==> flow/design.v <==
module AudDSP (
    input i_rst_n,
    input i_clk,
    input i_start,  
    input i_pause,  
    input [2:0] i_speed,
    input i_is_slow,
    input i_slow_mode,
    input i_daclrck,                
    input signed [15:0] i_sram_data,
    input [19:0] i_sram_stop_addr,  
    output signed [15:0] o_dac_data,
    output o_en,                    
    output o_is_pause,
    output [19:0] o_sram_addr
);
    localparam S_IDLE = 0;
    localparam S_PAUSE = 1;
    localparam S_PLAY = 2;
    localparam S_EMPTY = 3;
    reg [2:0] state_r, state_w;
    reg is_pause_r, is_pause_w;
    reg is_slow_r, is_slow_w;
    reg slow_mode_r, slow_mode_w;
    reg [2:0] speed_r, speed_w;
    reg [3:0] slow_counter_r, slow_counter_w;
    reg [1:0] get_data_counter_r, get_data_counter_w;
    reg [19:0] addr_r, addr_w;
    reg signed [15:0] sram_data_r, sram_data_w, sram_data_next_r, sram_data_next_w;
    reg [15:0] o_data_r, o_data_w;
    assign o_en = !i_daclrck;
    assign o_dac_data = o_data_r;
    assign o_sram_addr = addr_r;
    assign o_is_pause = is_pause_r;
    always @(*) begin
        state_w = state_r;
        case(state_r)
            S_IDLE: begin
                if(i_start)         state_w = S_PAUSE;
                else                state_w = S_IDLE;
            end
            S_PAUSE: begin
                if(!is_pause_r)     state_w = S_PLAY;
                else                state_w = S_PAUSE;
            end
            S_PLAY: begin
                if(is_pause_r)      state_w = S_PAUSE;
                else begin
                    if(!i_daclrck)  state_w = S_EMPTY;
                    else            state_w = S_PLAY;
                end
            end
            S_EMPTY: begin
                if(is_pause_r)      state_w = S_PAUSE;
                else begin
                    if(!i_daclrck)  state_w = S_EMPTY;
                    else            state_w = S_PLAY;
                end
            end
        endcase
    end
    always @(*) begin
        slow_counter_w = slow_counter_r;
        case(state_r)
            S_IDLE:     slow_counter_w = 0;
            S_PAUSE:    slow_counter_w = 0;
            S_PLAY: begin
                if(is_slow_r && !is_pause_r && i_daclrck) begin
                    if(slow_counter_r == speed_r)   slow_counter_w = 0;
                    else                            slow_counter_w = slow_counter_r + 1;
                end
            end
        endcase
    end
    always @(*) begin
        get_data_counter_w = get_data_counter_r;
        case(state_r)
            S_IDLE:     get_data_counter_w = 0;
            S_PAUSE:    get_data_counter_w = 0;
            S_PLAY: begin
                if(get_data_counter_r < 3)  get_data_counter_w = get_data_counter_r + 1;
            end
            S_EMPTY:    get_data_counter_w = 0;
        endcase
    end
    always @(*) begin
        is_pause_w = is_pause_r;
        case(state_r)
            S_IDLE:                 is_pause_w = 1;
            S_PAUSE: if(i_pause)    is_pause_w = 0;
            S_PLAY:  if(i_pause)    is_pause_w = 1;
            S_EMPTY: if(i_pause)    is_pause_w = 1;
        endcase
    end
    always @(*) begin
        is_slow_w = is_slow_r;
        slow_mode_w = slow_mode_r;
        speed_w = speed_r;
        case(state_r)
            S_IDLE: begin
                is_slow_w = 0;
                slow_mode_w = 0;
                speed_w = 0;
            end
            S_PAUSE: begin
                is_slow_w = i_is_slow;
                slow_mode_w = i_slow_mode;
                speed_w = i_speed;
            end
            S_PLAY: begin
                is_slow_w = is_slow_r;
                slow_mode_w = slow_mode_r;
                speed_w = speed_r;
            end
            S_EMPTY: begin
                is_slow_w = i_is_slow;
                slow_mode_w = i_slow_mode;
                speed_w = i_speed;
            end
        endcase
    end
    reg [20:0] temp_addr;      
    always @(*) begin
        addr_w = addr_r;
        temp_addr = addr_r;
        case(state_r)
            S_IDLE:     temp_addr = 0;
            S_PLAY: begin
                if(get_data_counter_r == 0) begin
                    if(is_slow_r) begin
                        if(slow_counter_r == 0)     temp_addr = addr_r + 1;
                    end
                    else                            temp_addr = addr_r + speed_r + 1;
                end
            end
        endcase
        if(temp_addr > i_sram_stop_addr)    addr_w = 0;
        else                                addr_w = temp_addr;
    end
    always @(*) begin
        sram_data_w = sram_data_r;
        sram_data_next_w = sram_data_next_r;
        case(state_r)
            S_IDLE: begin
                sram_data_w = 0;
                sram_data_next_w = 0;
            end
            S_PAUSE: begin
                sram_data_next_w = i_sram_data;
            end
            S_PLAY: begin
                if(get_data_counter_r == 2) begin
                    if(is_slow_r)begin           
                        if(slow_counter_r == 0) begin
                            sram_data_w = sram_data_next_r;
                            sram_data_next_w = i_sram_data;
                        end
                    end
                    else begin                   
                        sram_data_w = sram_data_next_r;
                        sram_data_next_w = i_sram_data;
                    end
                end
            end
        endcase
    end
    reg signed [16:0] diff;
    reg signed [20:0] diff_counter_prod;
    reg signed [20:0] diff_counter_prod_div_speed;
    always @(*) begin
        o_data_w = o_data_r;
        diff = 0;
        diff_counter_prod = 0;
        diff_counter_prod_div_speed = 0;
        case(state_r)
            S_IDLE: o_data_w = 0;
            S_PLAY: begin
                if(get_data_counter_r == 3) begin
                    if(is_slow_r) begin
                        if(slow_mode_r) begin
                            diff = $signed(sram_data_next_r) - $signed(sram_data_r);
                            diff_counter_prod = $signed(diff) * $signed({1'b0, slow_counter_r});
                            diff_counter_prod_div_speed = $signed($signed(diff_counter_prod) / $signed({1'b0, speed_r + 1}));
                            o_data_w = $signed($signed(sram_data_r) + $signed(diff_counter_prod_div_speed));
                        end
                        else o_data_w = sram_data_r;
                    end
                    else o_data_w = sram_data_r;
                end
            end
        endcase
    end
    always_ff @(posedge i_clk or negedge i_rst_n) begin
        if(!i_rst_n) begin
            state_r <= S_IDLE;
            is_pause_r <= 1;
            addr_r <= 0;
            speed_r <= 0;
            o_data_r <= 0;
            is_slow_r <= 0;
            slow_mode_r <= 0;
            sram_data_r <= 0;
            slow_counter_r <= 0;
            sram_data_next_r <= 0;
            get_data_counter_r <= 0;
        end
        else begin
            state_r <= state_w;
            is_pause_r <= is_pause_w;
            addr_r <= addr_w;
            speed_r <= i_speed;
            o_data_r <= o_data_w;
            is_slow_r <= i_is_slow;
            slow_mode_r <= i_slow_mode;
            sram_data_r <= sram_data_w;
            slow_counter_r <= slow_counter_w;
            sram_data_next_r <= sram_data_next_w;
            get_data_counter_r <= get_data_counter_w;
        end
    end
endmodule
Appendix: tool output

[From RTL to reports: AudDSP]
Module AudDSP before and after one edit of its RTL, step after step.
"unedited" refers to lines of the RTL above, "edited" to lines of the edited file.
"change" is "edited" less "unedited", of the values as shown; "rel. change" is that difference over "unedited", in percent.
Operators: Yosys type, input widths -> output width; for muxes data width and select width s.
Library cell names are shortened.
A cell with - has no value.
Set-up
  design top: AudDSP
  clock input: i_clk
  standard-cell library: sky130hd
  corner: tt_025C_1v80

[Diff]
The edit as a unified diff against the file above.
A script made this edit. It changes what the design does and was not meant as an optimisation.
begin of diff
@@ -191,19 +191,6 @@
         endcase
     end
-    always_ff @(posedge i_clk or negedge i_rst_n) begin
-        if(!i_rst_n) begin
-            state_r <= S_IDLE;
-            is_pause_r <= 1;
-            addr_r <= 0;
-            speed_r <= 0;
-            o_data_r <= 0;
-            is_slow_r <= 0;
-            slow_mode_r <= 0;
-            sram_data_r <= 0;
-            slow_counter_r <= 0;
-            sram_data_next_r <= 0;
-            get_data_counter_r <= 0;
-        end
-        else begin
+    always_ff @(posedge i_clk) begin
+        begin
             state_r <= state_w;
             is_pause_r <= is_pause_w;
end of diff

[Word level]
Source: Yosys, flattened and elaborated, memories not mapped. Widths are those after wreduce. Registers that Yosys merges into a memory's read port (data or address) are not register bits. Print and check cells do not count. Equal cells are merged and count once.
Cells by class
  add/subtract/negate cells: unedited 8, edited 8, change 0, rel. change 0.00%
  multipliers: unedited 1, edited 1, change 0, rel. change 0.00%
  divide/modulo/power cells: unedited 1, edited 1, change 0, rel. change 0.00%
  $lt $le $gt $ge: unedited 2, edited 2, change 0, rel. change 0.00%
  eq/ne operators: unedited 13, edited 13, change 0, rel. change 0.00%
  muxes and demuxes: unedited 30, edited 29, change -1, rel. change -3.33%
  reductions and logical operators: unedited 21, edited 21, change 0, rel. change 0.00%
Operator list
  $mux 2: unedited 3, edited 2, change -1, rel. change -33.33%
  $mux 20: unedited 1, edited 0, change -1, rel. change -100.00%
  $mux 3: unedited 0, edited 1, change +1
  $mux 16: unedited 9, edited 9, change 0, rel. change 0.00%
  $ne 2x2->1 const B: unedited 5, edited 5, change 0, rel. change 0.00%
  $mux 1: unedited 4, edited 4, change 0, rel. change 0.00%
  $mux 21: unedited 3, edited 3, change 0, rel. change 0.00%
  $reduce_and 2->1: unedited 3, edited 3, change 0, rel. change 0.00%
  $reduce_and 3->1: unedited 3, edited 3, change 0, rel. change 0.00%
  $reduce_bool 2->1: unedited 3, edited 3, change 0, rel. change 0.00%
  $eq 2x2->1 const B: unedited 2, edited 2, change 0, rel. change 0.00%
  $eq 3x2->1 const B: unedited 2, edited 2, change 0, rel. change 0.00%
  $logic_and 1x1->1: unedited 2, edited 2, change 0, rel. change 0.00%
  $logic_not 1->1: unedited 2, edited 2, change 0, rel. change 0.00%
  $mux 4: unedited 2, edited 2, change 0, rel. change 0.00%
  $pmux 16 s2: unedited 2, edited 2, change 0, rel. change 0.00%
  $reduce_or 2->1: unedited 2, edited 2, change 0, rel. change 0.00%
  $add 16x16->16: unedited 1, edited 1, change 0, rel. change 0.00%
  $add 2x1->2 const B: unedited 1, edited 1, change 0, rel. change 0.00%
  $add 20x1->21 const B: unedited 1, edited 1, change 0, rel. change 0.00%
  $add 20x3->21: unedited 1, edited 1, change 0, rel. change 0.00%
  $add 21x1->21 const B: unedited 1, edited 1, change 0, rel. change 0.00%
  $add 3x1->4 const B: unedited 1, edited 1, change 0, rel. change 0.00%
  $add 4x1->4 const B: unedited 1, edited 1, change 0, rel. change 0.00%
  $div 33x33->33: unedited 1, edited 1, change 0, rel. change 0.00%
  $eq 3x1->1 const B: unedited 1, edited 1, change 0, rel. change 0.00%
  $eq 4x3->1: unedited 1, edited 1, change 0, rel. change 0.00%
  $gt 21x20->1: unedited 1, edited 1, change 0, rel. change 0.00%
Not every row of either side is listed.
Word-level totals
  bits in registers: unedited 83, edited 83, change 0, rel. change 0.00%
  input bits: unedited 46, edited 46, change 0, rel. change 0.00%
  output and inout bits: unedited 38, edited 38, change 0, rel. change 0.00%
  cells after elaboration: unedited 87, edited 86, change -1, rel. change -1.15%

[Logic depth]
Depth = most cells in a row (Yosys ltp): at word level without a register or memory, in the mapped netlist without a sequential cell, where the memories' decode and read muxes count.
Depth
  depth in word-level cells: unedited 8, edited 8, change 0, rel. change 0.00%
  ABC_AREA: unedited 0, edited 0
  depth in mapped cells: unedited 378, edited 367, change -11, rel. change -2.91%
  depth with buffers taken out: unedited 354, edited 342, change -12, rel. change -3.39%

[Netlist]
Source: synth_stat.txt of the flow (Yosys; design flattened, memories mapped). It holds for the ABC_AREA given above (unset counts as 0); a run with the other value may have another netlist.
Synthesis totals
  mapped cells: unedited 3922, edited 3919, change -3, rel. change -0.08%
  chip area (Yosys) (µm²): unedited 27923.0, edited 28594.9, change +671.9, rel. change +2.41%
  sequential part of the area (µm²): unedited 2104.5, edited 2232.1, change +127.6, rel. change +6.06%
  flip-flop cells: unedited 84, edited 84, change 0, rel. change 0.00%
  buffer cells: unedited 111, edited 120, change +9, rel. change +8.11%
Cells by type
  dfrtp_1: unedited 82, edited 0, change -82, rel. change -100.00%
  nand2_1: unedited 373, edited 309, change -64, rel. change -17.16%
  edfxtp_1: unedited 0, edited 55, change +55
  nand3_1: unedited 160, edited 122, change -38, rel. change -23.75%
  nor2b_1: unedited 40, edited 75, change +35, rel. change +87.50%
  nor2_1: unedited 356, edited 386, change +30, rel. change +8.43%
  clkbuf_1: unedited 74, edited 45, change -29, rel. change -39.19%
  dfxtp_1: unedited 0, edited 29, change +29
  buf_2: unedited 19, edited 42, change +23, rel. change +121.05%
  a211oi_1: unedited 34, edited 55, change +21, rel. change +61.76%
  o21ai_0: unedited 172, edited 155, change -17, rel. change -9.88%
  nand2b_1: unedited 68, edited 55, change -13, rel. change -19.12%
  xnor2_1: unedited 168, edited 180, change +12, rel. change +7.14%
  and4_1: unedited 25, edited 37, change +12, rel. change +48.00%
  o21a_1: unedited 87, edited 76, change -11, rel. change -12.64%
  or2_2: unedited 49, edited 38, change -11, rel. change -22.45%
  o211ai_1: unedited 34, edited 45, change +11, rel. change +32.35%
  buf_4: unedited 9, edited 20, change +11, rel. change +122.22%
Not every row of either side is listed.

[Worst setup path after synthesis]
Path of least setup slack by OpenSTA after synthesis, without wires, with an ideal clock, recovery checks aside; 20% of the period is set as input and as output delay. Where synthesis merged equal registers, the netlist keeps one of their names.
Timing after synthesis
  path kind: unedited flip-flop to flip-flop, edited flip-flop to flip-flop
  start point: unedited register speed_r[0], edited register speed_r[0]
  end point: unedited register o_data_r[15], edited register o_data_r[15]
  clock period (ns): unedited 100.0, edited 100.0, change 0.0, rel. change 0.00%
  setup time (ns): unedited 0.129, edited 0.147, change +0.018
  time at the first pin (ns): unedited 0.000, edited 0.000, change 0.000
  data arrival time (ns): unedited 75.210, edited 70.590, change -4.620, rel. change -6.14%
  required time (ns): unedited 99.871, edited 99.853, change -0.018, rel. change -0.02%
  slack (ns): unedited 24.661, edited 29.263, change +4.602
  delay of the path (ns): unedited 75.339, edited 70.737, change -4.602, rel. change -6.11%
  stages on the path: unedited 354, edited 341, change -13, rel. change -3.67%
  path buffers: unedited 24, edited 25, change +1, rel. change +4.17%
  synthesis period reached (ns): unedited 75.339, edited 70.737, change -4.602, rel. change -6.11%
"delay of the path" = arrival - input delay + setup time.
"stages on the path": output pins that drive a net of the path, with the launching flip-flop's if there is one; two outputs of one cell count as two.
"synthesis period reached" = period - worst setup slack (recovery checks aside). The figure is calculated, with input and output delays left at 20% of the set period.
Between the ends stands the longest chain of elaborated cells between them, by number of cells; it is not shown to be the way that was timed. Of several equally long chains one is given.
A line is the first line of the expression or statement that the cell stems from. Yosys adds cells for indexed reads and writes and turns some case tables into memories.
Between the ends, after synthesis, unedited
  cell sequence: dfrtp_1 ha_1 xnor2_1 ha_1 o221ai_1 nor3_1 or2_2 ha_1 a21oi_1 a21boi_1 or2_2 o31ai_1 inv_1 ha_1 a21boi_0 or2_2 o32ai_4 o31ai_1 [... 318 more ...] a21o_1 a21o_1 a21oi_1 o21bai_1 a21oi_1 o21bai_1 a21oi_1 o21bai_1 a21oi_1 o21bai_1 a21oi_1 o21bai_1 a21oi_1 xor2_1 xnor2_1 nor2_1 xnor2_1 o21ai_1
  length of the longest elaborated chain: 7
  elaborated cells between the ends (all ways): 7
  source lines of those cells: 6
  classes of those cells: add/sub (2); div (1); mux (4)
RTL lines, path after synthesis, unedited
  from (decl): RTL line 25  | reg [2:0] speed_r, speed_w;
  from (assign): RTL line 198  | speed_r <= 0;
  from (assign): RTL line 211  | speed_r <= i_speed;
  $add 3x1->4: RTL line 183  | diff_counter_prod_div_speed = $signed($signed(diff_counter_prod) / $signed({1'b0, speed_r + 1}));
  $div 33x33->33: RTL line 183
  $add 16x16->16: RTL line 184  | o_data_w = $signed($signed(sram_data_r) + $signed(diff_counter_prod_div_speed));
  $mux 16: RTL line 180  | if(slow_mode_r) begin
  $mux 16: RTL line 179  | if(is_slow_r) begin
  $mux 16: RTL line 178  | if(get_data_counter_r == 3) begin
  $pmux 16 s2: RTL line 175  | case(state_r)
  to (assign): RTL line 199  | o_data_r <= 0;
  to (assign): RTL line 212  | o_data_r <= o_data_w;
  to (decl): RTL line 30  | reg [15:0] o_data_r, o_data_w;
Between the ends, after synthesis, edited
  cell sequence: dfxtp_1 ha_1 xnor2_1 ha_1 nor2_1 a211oi_1 nand3_1 nand2_1 ha_1 a21o_1 o21ai_1 and2_1 mux2_2 ha_1 or3_1 o221a_2 nor4_1 and2_1 [... 305 more ...] a21o_1 a21o_1 a21o_1 a21oi_1 o21bai_1 a21oi_1 o21bai_1 a21oi_1 o21bai_1 a21oi_1 o21bai_1 a21oi_1 o21bai_1 a21oi_1 xnor2_1 xnor2_1 or3_1 a21oi_1
  length of the longest elaborated chain: 7
  elaborated cells between the ends (all ways): 7
  source lines of those cells: 6
  classes of those cells: add/sub (2); div (1); mux (4)
RTL lines, path after synthesis, edited
  from (decl): RTL line 25  | reg [2:0] speed_r, speed_w;
  from (assign): RTL line 198  | speed_r <= i_speed;
  $add 3x1->4: RTL line 183  | diff_counter_prod_div_speed = $signed($signed(diff_counter_prod) / $signed({1'b0, speed_r + 1}));
  $div 33x33->33: RTL line 183
  $add 16x16->16: RTL line 184  | o_data_w = $signed($signed(sram_data_r) + $signed(diff_counter_prod_div_speed));
  $mux 16: RTL line 180  | if(slow_mode_r) begin
  $mux 16: RTL line 179  | if(is_slow_r) begin
  $mux 16: RTL line 178  | if(get_data_counter_r == 3) begin
  $pmux 16 s2: RTL line 175  | case(state_r)
  to (assign): RTL line 199  | o_data_r <= o_data_w;
  to (decl): RTL line 30  | reg [15:0] o_data_r, o_data_w;

[Worst path after layout]
Path of least setup slack in the final report of the runs of pair 1 (OpenROAD, finished layout, wires in). Where an end is a register, its clock arrival counts in the times.
Timing post-layout
  path kind: unedited flip-flop to flip-flop, edited flip-flop to flip-flop
  start point: unedited register speed_r[1], edited register speed_r[0]
  end point: unedited register o_data_r[15], edited register o_data_r[15]
  clock period (ns): unedited 100.0, edited 100.0, change 0.0, rel. change 0.00%
  setup time (ns): unedited 0.14, edited 0.16, change +0.02
  time at the first pin (ns): unedited 0.32, edited 0.34, change +0.02, rel. change +6.25%
  data arrival time (ns): unedited 85.59, edited 83.87, change -1.72, rel. change -2.01%
  required time (ns): unedited 100.20, edited 100.18, change -0.02, rel. change -0.02%
  slack (ns): unedited 14.61, edited 16.31, change +1.70
  stages on the path: unedited 328, edited 314, change -14, rel. change -4.27%
  path buffers: unedited 1, edited 5, change +4, rel. change +400.00%
Between the ends stands the longest chain of elaborated cells between them, by number of cells; it is not shown to be the way that was timed. Of several equally long chains one is given.
Between the ends, post-layout, unedited
  cell sequence: dfrtp_1 ha_1 inv_1 ha_1 o21a_1 o221ai_1 nor3_1 or2_2 ha_1 a21oi_1 a21boi_1 or2_2 o31ai_1 inv_1 ha_1 a21boi_0 or2_2 o32ai_4 [... 292 more ...] a21o_1 a21o_1 a21oi_1 o21bai_1 a21oi_1 o21bai_1 a21oi_1 o21bai_1 a21oi_1 o21bai_1 a21oi_1 o21bai_1 a21oi_1 xor2_1 xnor2_1 nor2_1 xnor2_1 o21ai_1
  length of the longest elaborated chain: 7
  elaborated cells between the ends (all ways): 7
  source lines of those cells: 6
  classes of those cells: add/sub (2); div (1); mux (4)
RTL lines, path post-layout, unedited
  from (decl): RTL line 25  | reg [2:0] speed_r, speed_w;
  from (assign): RTL line 198  | speed_r <= 0;
  from (assign): RTL line 211  | speed_r <= i_speed;
  $add 3x1->4: RTL line 183  | diff_counter_prod_div_speed = $signed($signed(diff_counter_prod) / $signed({1'b0, speed_r + 1}));
  $div 33x33->33: RTL line 183
  $add 16x16->16: RTL line 184  | o_data_w = $signed($signed(sram_data_r) + $signed(diff_counter_prod_div_speed));
  $mux 16: RTL line 180  | if(slow_mode_r) begin
  $mux 16: RTL line 179  | if(is_slow_r) begin
  $mux 16: RTL line 178  | if(get_data_counter_r == 3) begin
  $pmux 16 s2: RTL line 175  | case(state_r)
  to (assign): RTL line 199  | o_data_r <= 0;
  to (assign): RTL line 212  | o_data_r <= o_data_w;
  to (decl): RTL line 30  | reg [15:0] o_data_r, o_data_w;
Between the ends, post-layout, edited
  cell sequence: dfxtp_2 buf_4 ha_1 inv_1 ha_1 o21ai_0 a211oi_1 nand3_1 nand2_1 ha_1 a21o_1 o21ai_1 and2_1 mux2_2 ha_1 or3_1 o221a_2 nor4_1 [... 278 more ...] a21o_1 a21o_1 a21o_1 a21oi_1 o21bai_1 a21oi_1 o21bai_1 a21oi_1 o21bai_1 a21oi_1 o21bai_1 a21oi_1 o21bai_1 a21oi_1 xnor2_1 xnor2_1 or3_1 a21oi_1
  length of the longest elaborated chain: 7
  elaborated cells between the ends (all ways): 7
  source lines of those cells: 6
  classes of those cells: add/sub (2); div (1); mux (4)
RTL lines, path post-layout, edited
  from (decl): RTL line 25  | reg [2:0] speed_r, speed_w;
  from (assign): RTL line 198  | speed_r <= i_speed;
  $add 3x1->4: RTL line 183  | diff_counter_prod_div_speed = $signed($signed(diff_counter_prod) / $signed({1'b0, speed_r + 1}));
  $div 33x33->33: RTL line 183
  $add 16x16->16: RTL line 184  | o_data_w = $signed($signed(sram_data_r) + $signed(diff_counter_prod_div_speed));
  $mux 16: RTL line 180  | if(slow_mode_r) begin
  $mux 16: RTL line 179  | if(is_slow_r) begin
  $mux 16: RTL line 178  | if(get_data_counter_r == 3) begin
  $pmux 16 s2: RTL line 175  | case(state_r)
  to (assign): RTL line 199  | o_data_r <= o_data_w;
  to (decl): RTL line 30  | reg [15:0] o_data_r, o_data_w;

[Measured runs]
Both versions went through the flow (Yosys, OpenROAD) with the same settings in each pair. Constraints: input delay and output delay 20% of the set period each, output load 0.01 pF.
Flow settings, pair 1
  period_ns: 100.0
  CAP_MARGIN: 20
  CORE_MARGIN: 2
  CORE_UTILIZATION: 40
  SLEW_MARGIN: 20
Results, pair 1
  chip area after synthesis (Yosys) (µm²): unedited 27923.0, edited 28594.9, change +671.9, rel. change +2.41%
  die footprint (µm²): unedited 71936.6, edited 73641.7, change +1705.1, rel. change +2.37%
  standard-cell area after routing (µm²): unedited 29956.2, edited 30549.3, change +593.1, rel. change +1.98%
  utilization: unedited 0.435, edited 0.43, change -0.005
  setup slack of the worst path (ns): unedited 14.606, edited 16.309, change +1.703
  post-route setup TNS (ns): unedited 0.000, edited 0.000, change 0.000
  worst hold slack in the final report (ns): unedited 0.491, edited 0.536, change +0.045
  clock period reached (ns): unedited 85.394, edited 83.691, change -1.703, rel. change -1.99%
Flow settings, pair 2
  ABC_AREA: 0
  CAP_MARGIN: 25
  CELL_PAD_IN_SITES_GLOBAL_PLACEMENT: 0
  CORE_ASPECT_RATIO: 1.24
  CORE_UTILIZATION: 51
  CTS_CLUSTER_DIAMETER: 64
  GPL_ROUTABILITY_DRIVEN: 0
  PLACE_DENSITY_LB_ADDON: 0.05
  period_ns: 133.0
  CORE_MARGIN: 2
  SLEW_MARGIN: 20
Results, pair 2
  chip area after synthesis (Yosys) (µm²): unedited 27923.0, edited 28594.9, change +671.9, rel. change +2.41%
  die footprint (µm²): unedited 56650.2, edited 57989.1, change +1338.9, rel. change +2.36%
  standard-cell area after routing (µm²): unedited 29716.0, edited 30342.9, change +626.9, rel. change +2.11%
  utilization: unedited 0.548, edited 0.548, change 0.000
  setup slack of the worst path (ns): unedited 48.017, edited 50.790, change +2.773
  post-route setup TNS (ns): unedited 0.000, edited 0.000, change 0.000
  worst hold slack in the final report (ns): unedited 0.480, edited 0.523, change +0.043
  clock period reached (ns): unedited 84.983, edited 82.210, change -2.773, rel. change -3.26%
"clock period reached" is the run's clock period less its worst setup slack. It is reckoned from that one timing run; input and output delays stay at 20% of the period that was set.
